==> flow/design.v <==
module aluCPU(
    input [15:0] data1,  
    input [15:0] data2,  
    input [1:0] sel,  
    output reg [15:0] result
); 
    parameter [1:0] 
        SUM = 2'b00,
        SUB = 2'b01,
        MUL = 2'b10;
    reg [31:0] mul_full;  
    always @(*) begin
        case(sel)
            SUM: begin
                result = data1 + data2;
            end
            SUB: begin
                result = data1 - data2;
            end
            MUL: begin
                mul_full = $signed(data1) * $signed(data2);  
                result = mul_full[15:0];  
            end
            default: result = 16'd0;  
        endcase 
    end 
endmodule 
module memoryCPU (
    input clock,
    input reset,  
    input regWrite,               
    input [3:0] write_reg_addr,   
    input [15:0] write_data,      
    input [3:0] read_reg_addr_1, 
    input [3:0] read_reg_addr_2, 
    output [15:0] read_data_1,    
    output [15:0] read_data_2     
);
    reg [15:0] register [0:15];  
    integer i;
    always @ (posedge clock or negedge reset) begin
        if (~reset) begin
            for (i = 0; i < 16; i = i + 1) begin
                register[i] <= 16'd0;
            end
        end
        else if (regWrite) begin   
            register[write_reg_addr] <= write_data;
        end
    end
    assign read_data_1 = register[read_reg_addr_1]; 
    assign read_data_2 = register[read_reg_addr_2];
endmodule
module lcd_controller (
    input clk,
    input reset_n,           
    input rst_n,             
    input start,            
    input [2:0] opcode,     
    input [3:0] reg_idx,    
    input signed [15:0] value, 
    output reg [7:0] lcd_data,
    output reg lcd_rs,      
    output wire lcd_rw,      
    output reg lcd_en,      
    output wire lcd_on,     
    output wire lcd_blon    
);
    assign lcd_rw = 1'b0; 
    assign lcd_on   = (state != STATE_IDLE);
    assign lcd_blon = (state != STATE_IDLE);
    localparam STATE_IDLE = 0, STATE_INIT = 1, STATE_READY = 2, 
               STATE_WRITE_LINE1 = 3, STATE_LINE2_ADDR = 4, STATE_WRITE_LINE2 = 5;
    reg [3:0] state; 
    reg [5:0] char_index; 
    reg [19:0] counter;
    reg wait_flag;
    reg [2:0] op_store;
    reg [3:0] reg_store;
    reg signed [15:0] val_store;
    reg first_boot; 
    reg [15:0] unsigned_val;
    reg is_negative;
    reg [3:0] digit_10000, digit_1000, digit_100, digit_10, digit_1;
    reg prev_reset_n;        
    reg system_active;       
    function [7:0] init_cmds(input [5:0] idx);
        case(idx)
            6'd0: init_cmds = 8'h38;
            6'd1: init_cmds = 8'h38;
            6'd2: init_cmds = 8'h0C;
            6'd3: init_cmds = 8'h01;
            6'd4: init_cmds = 8'h06;
            default: init_cmds = 8'h00;
        endcase
    endfunction
    function [39:0] get_op_string(input [2:0] op);
        case(op)
            3'b000: get_op_string = "LOAD ";
            3'b001: get_op_string = "ADD  ";
            3'b010: get_op_string = "ADDI ";
            3'b011: get_op_string = "SUB  ";
            3'b100: get_op_string = "SUBI ";
            3'b101: get_op_string = "MUL  ";
            3'b110: get_op_string = "CLEAR";
            3'b111: get_op_string = "DPL  ";
            default: get_op_string = "ERR  ";
        endcase
    endfunction
    always @(posedge clk) begin
      if (!rst_n) begin
        system_active <= 0;
        prev_reset_n <= 1;
        state <= STATE_IDLE;
        lcd_en <= 0;
      end else begin
        prev_reset_n <= reset_n;
        if (prev_reset_n == 1'b1 && reset_n == 1'b0) begin
            system_active <= ~system_active; 
        end
        if (system_active == 1'b0) begin
            state <= STATE_IDLE;
            lcd_en <= 0;
            wait_flag <= 0;
            counter <= 0;
            char_index <= 0;
            first_boot <= 1;  
        end 
        else begin
            if (state == STATE_IDLE) begin
                state <= STATE_INIT;
                char_index <= 0;
                wait_flag <= 0;
                first_boot <= 1;
            end
            else if (wait_flag) begin
                if (counter < 20'd2000) begin 
                    counter <= counter + 1;
                    if (counter == 20'd40) lcd_en <= 0; 
                end else begin
                    wait_flag <= 0;
                    counter <= 0;
                end
            end else begin
                case (state)
                    STATE_INIT: begin
                        lcd_rs <= 0;
                        lcd_data <= init_cmds(char_index);
                        lcd_en <= 1; 
                        wait_flag <= 1;
                        if (char_index < 4) 
                            char_index <= char_index + 1;
                        else begin
                            char_index <= 0;
                            op_store <= 3'b000;
                            reg_store <= 4'b0000;
                            val_store <= 16'd0;
                            unsigned_val <= 16'd0;
                            is_negative <= 0;
                            state <= STATE_WRITE_LINE1; 
                        end
                    end
                    STATE_READY: begin
                        if (start) begin
                            op_store <= opcode;
                            reg_store <= reg_idx;
                            val_store <= value;
                            if (value < 0) begin
                                is_negative <= 1;
                                unsigned_val <= -value;
                            end else begin
                                is_negative <= 0;
                                unsigned_val <= value;
                            end
                            lcd_rs <= 0;
                            lcd_data <= 8'h01; 
                            lcd_en <= 1;
                            wait_flag <= 1;
                            state <= STATE_WRITE_LINE1;
                            char_index <= 0;
                        end
                    end
                    STATE_WRITE_LINE1: begin
                        digit_10000 <= (unsigned_val / 10000) % 10;
                        digit_1000  <= (unsigned_val / 1000) % 10;
                        digit_100   <= (unsigned_val / 100) % 10;
                        digit_10    <= (unsigned_val / 10) % 10;
                        digit_1     <= (unsigned_val) % 10;
                        lcd_rs <= 1;
                        lcd_en <= 1;
                        wait_flag <= 1;
                        if (char_index < 5) begin
                            if (first_boot)
                                lcd_data <= " "; 
                            else
                                lcd_data <= get_op_string(op_store) >> (8 * (4 - char_index));
                        end 
                        else begin
                            if (op_store == 3'b110 && !first_boot) begin
                                lcd_data <= " ";
                            end else begin
                                if (char_index == 5) lcd_data <= " ";
                                else if (char_index == 6) lcd_data <= "[";
                                else if (char_index >= 7 && char_index <= 10) 
                                    lcd_data <= reg_store[10 - char_index] ? "1" : "0";
                                else if (char_index == 11) lcd_data <= "]";
                            end
                        end
                        if (char_index < 11)
                            char_index <= char_index + 1;
                        else begin
                            char_index <= 0;
                            if (op_store == 3'b110 && !first_boot) begin
                                state <= STATE_READY;
                            end else begin
                                state <= STATE_LINE2_ADDR;
                            end
                        end
                    end
                    STATE_LINE2_ADDR: begin
                        lcd_rs <= 0;
                        lcd_data <= 8'hC0;
                        lcd_en <= 1;
                        wait_flag <= 1;
                        state <= STATE_WRITE_LINE2;
                    end
                    STATE_WRITE_LINE2: begin
                        lcd_rs <= 1;
                        lcd_en <= 1;
                        wait_flag <= 1;
                        case(char_index)
                            0: lcd_data <= is_negative ? "-" : "+";
                            1: lcd_data <= 8'h30 + digit_10000;
                            2: lcd_data <= 8'h30 + digit_1000;
                            3: lcd_data <= 8'h30 + digit_100;
                            4: lcd_data <= 8'h30 + digit_10;
                            5: lcd_data <= 8'h30 + digit_1;
                        endcase
                        if (char_index < 5)
                            char_index <= char_index + 1;
                        else begin
                            first_boot <= 0;
                            state <= STATE_READY;
                        end
                    end
                endcase
            end
        end
      end
    end
endmodule
module miniCPU (
    input [17:0] switches,  
    input ligar,       
    input enviar,      
    input clk,         
    input rst_n,       
    output [7:0] LCD_DATA,
    output LCD_RS,
    output LCD_RW,
    output LCD_EN,
    output LCD_ON,
    output LCD_BLON
);
    wire [2:0] opcode = switches [17:15];
    wire [3:0] reg_dest = switches [14:11];
    wire [3:0] reg_input1 = switches[10:7];
    wire [3:0] reg_input2 = switches [6:3];
    wire signal = switches[6];
    wire [15:0] imediato_module = {10'd0, switches[5:0]};
    wire [15:0] imediato = (signal) ? (-imediato_module) : imediato_module;
    wire [15:0] mem_read_data1;
    wire [15:0] mem_read_data2;
    wire [15:0] alu_result;
    reg write_enable;
    reg [15:0] mem_write;
    reg [1:0] alu_selector;
    reg [15:0] alu_input_2;
    reg soft_reset; 
    wire memory_reset_signal = ligar & ~soft_reset;  
    parameter [2:0] LOAD = 3'b000, ADD = 3'b001, ADDI = 3'b010, SUB = 3'b011,
                    SUBI = 3'b100, MUL = 3'b101, CLEAR = 3'b110, DISPLAY = 3'b111;                   
    memoryCPU Memo (
        .clock(clk),
        .reset(memory_reset_signal),
        .regWrite(write_enable),
        .write_reg_addr(reg_dest),
        .write_data(mem_write),
        .read_reg_addr_1(reg_input1),
        .read_reg_addr_2(reg_input2),
        .read_data_1(mem_read_data1),
        .read_data_2(mem_read_data2)
    );
    aluCPU ALU (
        .data1(mem_read_data1),
        .data2(alu_input_2),
        .sel(alu_selector),
        .result(alu_result)
    );
    reg lcd_start_signal;
    reg [15:0] lcd_value_reg;
    reg [3:0] lcd_reg_idx;
    wire [3:0] current_lcd_reg_idx = (opcode == DISPLAY) ? reg_input1 : reg_dest;
    reg [15:0] current_lcd_value;
    lcd_controller LCD (
        .clk(clk),
        .reset_n(ligar),
        .rst_n(rst_n),
        .start(lcd_start_signal),
        .opcode(opcode),
        .reg_idx(lcd_reg_idx),   
        .value(lcd_value_reg),  
        .lcd_data(LCD_DATA),
        .lcd_rs(LCD_RS),
        .lcd_rw(LCD_RW),
        .lcd_en(LCD_EN),
        .lcd_on(LCD_ON),
        .lcd_blon(LCD_BLON)
    );
    always @(*) begin
        if (opcode == LOAD)
            current_lcd_value = imediato;
        else if (opcode == DISPLAY)
            current_lcd_value = mem_read_data1;
        else
            current_lcd_value = alu_result;
    end
    reg [2:0] state;
    parameter [2:0] IDLE = 3'd0, EXECUTE = 3'd1, WRITE = 3'd2, WAIT_RELEASE = 3'd3;                 
    always @(posedge clk or negedge ligar) begin 
        if (~ligar) begin
            state <= IDLE;
            write_enable <= 0;
            soft_reset <= 0;
            lcd_start_signal <= 0;
        end
        else begin
            case(state)
                IDLE: begin  
                    write_enable <= 0;
                    soft_reset <= 0;
                    lcd_start_signal <= 0;  
                    if (!enviar) begin
                        state <= EXECUTE;
                    end
                end
                EXECUTE: begin  
                    state <= WRITE;
                end
                WRITE: begin  
                    lcd_start_signal <= 1;  
                    if (opcode == CLEAR) begin
                        soft_reset <= 1;
                        write_enable <= 0;
                    end
                    else if (opcode != DISPLAY) begin
                        write_enable <= 1;
                    end
                    state <= WAIT_RELEASE;
                end
                WAIT_RELEASE: begin  
                    write_enable <= 0;  
                    soft_reset <= 0;  
                    lcd_start_signal <= 0;  
                    if (enviar) begin  
                        state <= IDLE;  
                    end
                end
            endcase
        end
    end
    always @(posedge clk) begin
        if (state == EXECUTE) begin
            case(opcode)
                ADD: begin alu_selector <= 2'b00; alu_input_2 <= mem_read_data2; end
                ADDI: begin alu_selector <= 2'b00; alu_input_2 <= imediato; end
                SUB: begin alu_selector <= 2'b01; alu_input_2 <= mem_read_data2; end
                SUBI: begin alu_selector <= 2'b01; alu_input_2 <= imediato; end
                MUL: begin alu_selector <= 2'b10; alu_input_2 <= imediato; end
                default: begin alu_selector <= 2'b00; alu_input_2 <= 16'd0; end
            endcase
        end
        if (state == WRITE) begin
            lcd_reg_idx <= current_lcd_reg_idx;
            lcd_value_reg <= current_lcd_value;
            if (opcode != CLEAR && opcode != DISPLAY) begin
                if (opcode == LOAD)
                    mem_write <= imediato;
                else
                    mem_write <= alu_result;
            end
        end
    end
endmodule
# ---- From RTL to reports: miniCPU
# The steps from the RTL of miniCPU to its reports follow in flow order.
# Line numbers count from 1 in the design file above.
# Operators carry their Yosys type and port widths (W data, S select, Z words).
# Library cell names are shortened.
# A cell with n/a has no value.
dict set report design {
  design {miniCPU}
  clock_port {clk}
  cell_library {sky130hd}
  corner {tt_025C_1v80}
}

# ---- Elaborated design
# Source: Yosys, flattened and elaborated. Widths are those after wreduce. Print and check cells do not count. Equal cells are merged and count once.
# Yosys's memory passes give these memory sizes; they may raise the number of words (mostly to a power of two), join words into wider ones and drop unused or constant bits.
dict set report word_totals {
  inputBits 22
  register_bits 404
  clocked_rd_ports_x_width 23
  wordCells 331
  out_inout_bits 13
  mem_count 1
  mem_bits_ro 184
}
# name words word_bits rd write_ports line_no
set memory_table {}
lappend memory_table {{(name not given)} 8 23 1 0 98} ;# case(op)
dict set report op_classes {
  bitwise 7
  n_mux 85
  n_cmp 7
  multipliers 1
  n_shift 2
  eq_ne 99
  addsub 13
  div 9
  reduce_logical 62
}
# op n
set op_table {}
lappend op_table {{$mod A32 B4 Y32 const B} 4}
lappend op_table {{$pmux W16 S16} 2}
lappend op_table {{$div A16 B14 Y32 const B} 1}
lappend op_table {{$div A16 B10 Y32 const B} 1}
lappend op_table {{$mux W40} 7}
lappend op_table {{$mul A16 B16 Y16} 1}
lappend op_table {{$div A16 B7 Y32 const B} 1}
lappend op_table {{$div A16 B4 Y32 const B} 1}
lappend op_table {{$mod A16 B4 Y32 const B} 1}
lappend op_table {{$mux W16} 7}
lappend op_table {{$eq A4 B4 Y1 const B} 24}
lappend op_table {{$pmux W16 S2} 2}
lappend op_table {{$mux W8} 8}
lappend op_table {{$mux W20} 3}
lappend op_table {{$eq A4 B3 Y1 const B} 14}
lappend op_table {{$pmux W16 S3} 1}
lappend op_table {{$pmux W8 S6} 1}
lappend op_table {{$pmux W6 S4} 2}
lappend op_table {{$reduce_and A2 Y1} 20}
lappend op_table {{$shr A40 B32 Y8} 1}
lappend op_table {{$pmux W8 S5} 1}
lappend op_table {{$add A6 B4 Y7 const A} 5}
lappend op_table {{$eq A4 B2 Y1 const B} 8}
lappend op_table {{$shiftx A4 B32 Y1} 1}
lappend op_table {{$mux W6} 5}
lappend op_table {{$mux W4} 7}
lappend op_table {{$ne A2 B2 Y1 const B} 11}
lappend op_table {{$mux W3} 7}
# Not listed: further kinds 61, cells in them 138.

# ---- Longest topological paths
# Longest topological path by Yosys (ltp), each cell counted once; first at word level (registers and memories cut), then after technology mapping (sequential cells cut; the memories' decode and read muxes count).
dict set report logic_depth {
  ltp_word 11
  abc_area 1
  mapped_depth 78
  depth_no_buf 76
}

# ---- Mapped cells and area
# Source: synth_stat.txt of the flow (Yosys; design flattened, memories mapped). It holds for the ABC_AREA given above (unset counts as 0); a run with the other value may have another netlist.
# cell n type_area_um2
set by_type {}
lappend by_type {dfrtp_1 262 6.56E+03}
lappend by_type {nand2_1 1265 4.75E+03}
lappend by_type {edfxtp_1 134 4.02E+03}
lappend by_type {inv_1 662 2.48E+03}
lappend by_type {o21ai_0 454 2.27E+03}
lappend by_type {nor2_1 485 1.82E+03}
lappend by_type {fa_1 80 1.6E+03}
lappend by_type {ha_1 107 1.34E+03}
lappend by_type {nand3_1 227 1136.09}
lappend by_type {xor2_1 101 884.598}
lappend by_type {o22ai_1 91 569.296}
lappend by_type {a21oi_1 113 565.542}
lappend by_type {nand4_1 85 531.76}
lappend by_type {a221oi_1 60 525.504}
lappend by_type {dfxtp_1 25 500.48}
lappend by_type {clkbuf_1 115 431.664}
lappend by_type {xnor2_1 29 253.994}
lappend by_type {nand2_2 40 250.24}
# Not listed: further types 62, cells in them 490.
dict set report mapped {
  area_um2 34142.7
  ffs 422
  cells 4825
  n_buf 148
}

# ---- Path before layout
# Path of least setup slack by OpenSTA after synthesis, without wires, with an ideal clock, recovery checks aside; 20% of the period is set as input and as output delay. Where synthesis merged equal registers, the netlist keeps one of their names.
dict set report synth_timing {
  kind {input port to flip-flop}
  start {in switches[9]}
  end {reg lcd_value_reg[15]}
  required_ns 19.732
  t_first_pin_ns 4.000
  slack_ns 9.195
  setup_time_ns 0.268
  arrival_time_ns 10.537
  tclk_ns 20.0
  delay_ns 6.805
  driving_pins 43
  synth_period_reached_ns 10.805
}
# "delay_ns" is the arrival time less input delay plus setup time.
# "driving_pins" counts driving pins, that of a launching flip-flop among them; a cell with two outputs on the path counts twice.
# "synth_period_reached_ns" is the clock period less the worst setup slack; recovery checks do not enter. This is arithmetic on one report: input and output delays are still those of the set period (20% each).
# Between the ends stands the longest chain of elaborated cells between them, by number of cells; it is not shown to be the way that was timed. Of several equally long chains one is given.
# A line is the first line of the expression or statement that the cell stems from. Yosys adds cells for indexed reads and writes and turns some case tables into memories.
dict set report synth_between {
  cell_sequence {inv_1 -> nor2_1 -> inv_1 -> nor2_1 -> clkinv_1 -> o22ai_1 -> a221oi_1 -> nand3_1 -> nor2_1 -> nor2_1 -> clkinv_1 -> nor2_1 -> fa_1 -> ha_1 -> ha_1 -> fa_1 -> ha_1 -> inv_1 -> [7 not listed] -> o21ai_0 -> nand2_1 -> nand2_1 -> nand2_1 -> a21oi_1 -> nor2_1 -> o21ai_0 -> nand2_1 -> nand2_1 -> inv_1 -> nor2_1 -> nor2_1 -> nor2_1 -> xor2_1 -> xor2_1 -> o22ai_1 -> nor2_1 -> o21ai_0}
  elab_chain_cells 6
  cone_cells 23
  classes_between {2 x add/sub; 1 x mul; 15 x eq/ne; 4 x mux; 1 x reduce/logical}
}
# item line_no
set synth_lines {}
lappend synth_lines {{start: declaration} 253} ;# input [17:0] switches,
lappend synth_lines {{$eq A4 B4 Y1} 51} ;# assign read_data_1 = register[read_reg_addr_1];
lappend synth_lines {{$pmux W16 S16} 51}
lappend synth_lines {{$mul A16 B16 Y16} 21} ;# mul_full = $signed(data1) * $signed(data2);
lappend synth_lines {{$pmux W16 S3} 13} ;# case(sel)
lappend synth_lines {{$mux W16} 323} ;# else if (opcode == DISPLAY)
lappend synth_lines {{$mux W16} 321} ;# if (opcode == LOAD)
lappend synth_lines {{end: assignment} 385} ;# lcd_value_reg <= current_lcd_value;
lappend synth_lines {{end: declaration} 301} ;# reg [15:0] lcd_value_reg;

# ---- Timing after layout
# Path of least setup slack in the final report of record 1 (OpenROAD, finished layout, wires in). Where an end is a register, its clock arrival counts in the times.
dict set report layout_timing {
  kind {input port to flip-flop}
  start {in switches[9]}
  end {reg lcd_value_reg[15]}
  setup_time_ns 0.26
  arrival_time_ns 13.13
  slack_ns 4.31
  t_first_pin_ns 3.42
  required_ns 17.44
  driving_pins 40
  tclk_ns 17.1
}
# Between the ends stands the longest chain of elaborated cells between them, by number of cells; it is not shown to be the way that was timed. Of several equally long chains one is given.
dict set report layout_between {
  cell_sequence {clkdlybuf4s50_1 -> inv_1 -> nor2_1 -> inv_1 -> nor2_1 -> clkinv_1 -> o22ai_1 -> a2111oi_0 -> nand4_1 -> o21ai_1 -> clkinv_1 -> nand2_1 -> fa_1 -> inv_1 -> fa_1 -> ha_1 -> inv_1 -> fa_1 -> [4 not listed] -> o21ai_0 -> nand2_1 -> nand2_1 -> nand2_1 -> a21oi_1 -> nor2_1 -> o21ai_0 -> nand2_1 -> nand2_1 -> inv_1 -> nor2_1 -> nor2_1 -> nor2_1 -> xor2_1 -> xor2_1 -> o22ai_1 -> nor2_1 -> o21ai_0}
  elab_chain_cells 6
  cone_cells 23
  classes_between {2 x add/sub; 1 x mul; 15 x eq/ne; 4 x mux; 1 x reduce/logical}
}
# item line_no
set layout_lines {}
lappend layout_lines {{start: declaration} 253} ;# input [17:0] switches,
lappend layout_lines {{$eq A4 B4 Y1} 51} ;# assign read_data_1 = register[read_reg_addr_1];
lappend layout_lines {{$pmux W16 S16} 51}
lappend layout_lines {{$mul A16 B16 Y16} 21} ;# mul_full = $signed(data1) * $signed(data2);
lappend layout_lines {{$pmux W16 S3} 13} ;# case(sel)
lappend layout_lines {{$mux W16} 323} ;# else if (opcode == DISPLAY)
lappend layout_lines {{$mux W16} 321} ;# if (opcode == LOAD)
lappend layout_lines {{end: assignment} 385} ;# lcd_value_reg <= current_lcd_value;
lappend layout_lines {{end: declaration} 301} ;# reg [15:0] lcd_value_reg;

; Top module miniCPU; platform sky130hd; tools Yosys and OpenROAD; 3 stored runs in no particular order. Input and output delays are each 20% of the period that was set; the output load is 0.01 pF.
; By "period_less_ws_ns" is meant the clock period of the run minus its worst setup slack. This is arithmetic on one report: input and output delays are still those of the set period (20% each).
; "worst_path_allowed_less_slack_ns" = time allowed to the worst setup path (clock period - input delay - output delay, where it has them) - its slack; a late launch clock adds to it, a late capture clock takes from it.
; "totalPower_mw" is the tool's figure for a default switching activity; nothing was simulated.

[record 1: settings]
ABC_AREA = 1
CAP_MARGIN = 40
CELL_PAD_IN_SITES_DETAIL_PLACEMENT = 2
CORE_ASPECT_RATIO = 0.57
CORE_MARGIN = 10
CORE_UTILIZATION = 30
CTS_CLUSTER_SIZE = 85
HOLD_SLACK_MARGIN = 0.13
MAX_ROUTING_LAYER = met4
PLACE_DENSITY_LB_ADDON = 0.17
SETUP_SLACK_MARGIN = 2.45
SLEW_MARGIN = 5
TNS_END_PERCENT = 5
period_ns = 17.1
[record 1: results]
final_setup_tns_ns = 0.000
worst_path_allowed_less_slack_ns = 9.37
critical_path_kind = input port to flip-flop
worstSetupSlack_ns = 4.307
post_synth_area_um2 = 34142.7
period_less_ws_ns = 12.793
die_um2 = 128241.0
totalPower_mw = 4.114
fin_util_pct = 33.6
layout_stdcell_area_um2 = 37941.4

[record 2: settings]
CORE_UTILIZATION = 29
GPL_TIMING_DRIVEN = 0
PLACE_DENSITY_LB_ADDON = 0.19
TNS_END_PERCENT = 45
period_ns = 12.1
CAP_MARGIN = 20
CORE_MARGIN = 2
SLEW_MARGIN = 20
[record 2: results]
final_setup_tns_ns = 0.000
worst_path_allowed_less_slack_ns = 9.47
critical_path_kind = input port to flip-flop
worstSetupSlack_ns = 0.211
post_synth_area_um2 = 35056.1
period_less_ws_ns = 11.889
die_um2 = 123679.0
totalPower_mw = 6.936
fin_util_pct = 33.1
layout_stdcell_area_um2 = 39724.3

[record 3: settings]
ABC_AREA = 1
CELL_PAD_IN_SITES_DETAIL_PLACEMENT = 0
CORE_ASPECT_RATIO = 0.83
CORE_UTILIZATION = 47
GPL_ROUTABILITY_DRIVEN = 0
MAX_ROUTING_LAYER = met5
PLACE_DENSITY_LB_ADDON = 0.26
TNS_END_PERCENT = 80
period_ns = 10.1
CAP_MARGIN = 20
CORE_MARGIN = 2
SLEW_MARGIN = 20
[record 3: results]
final_setup_tns_ns = 0.000
worst_path_allowed_less_slack_ns = 7.59
critical_path_kind = input port to flip-flop
worstSetupSlack_ns = 0.491
post_synth_area_um2 = 34142.7
period_less_ws_ns = 9.609
die_um2 = 74825.1
totalPower_mw = 6.396
fin_util_pct = 51.5
layout_stdcell_area_um2 = 37233.2
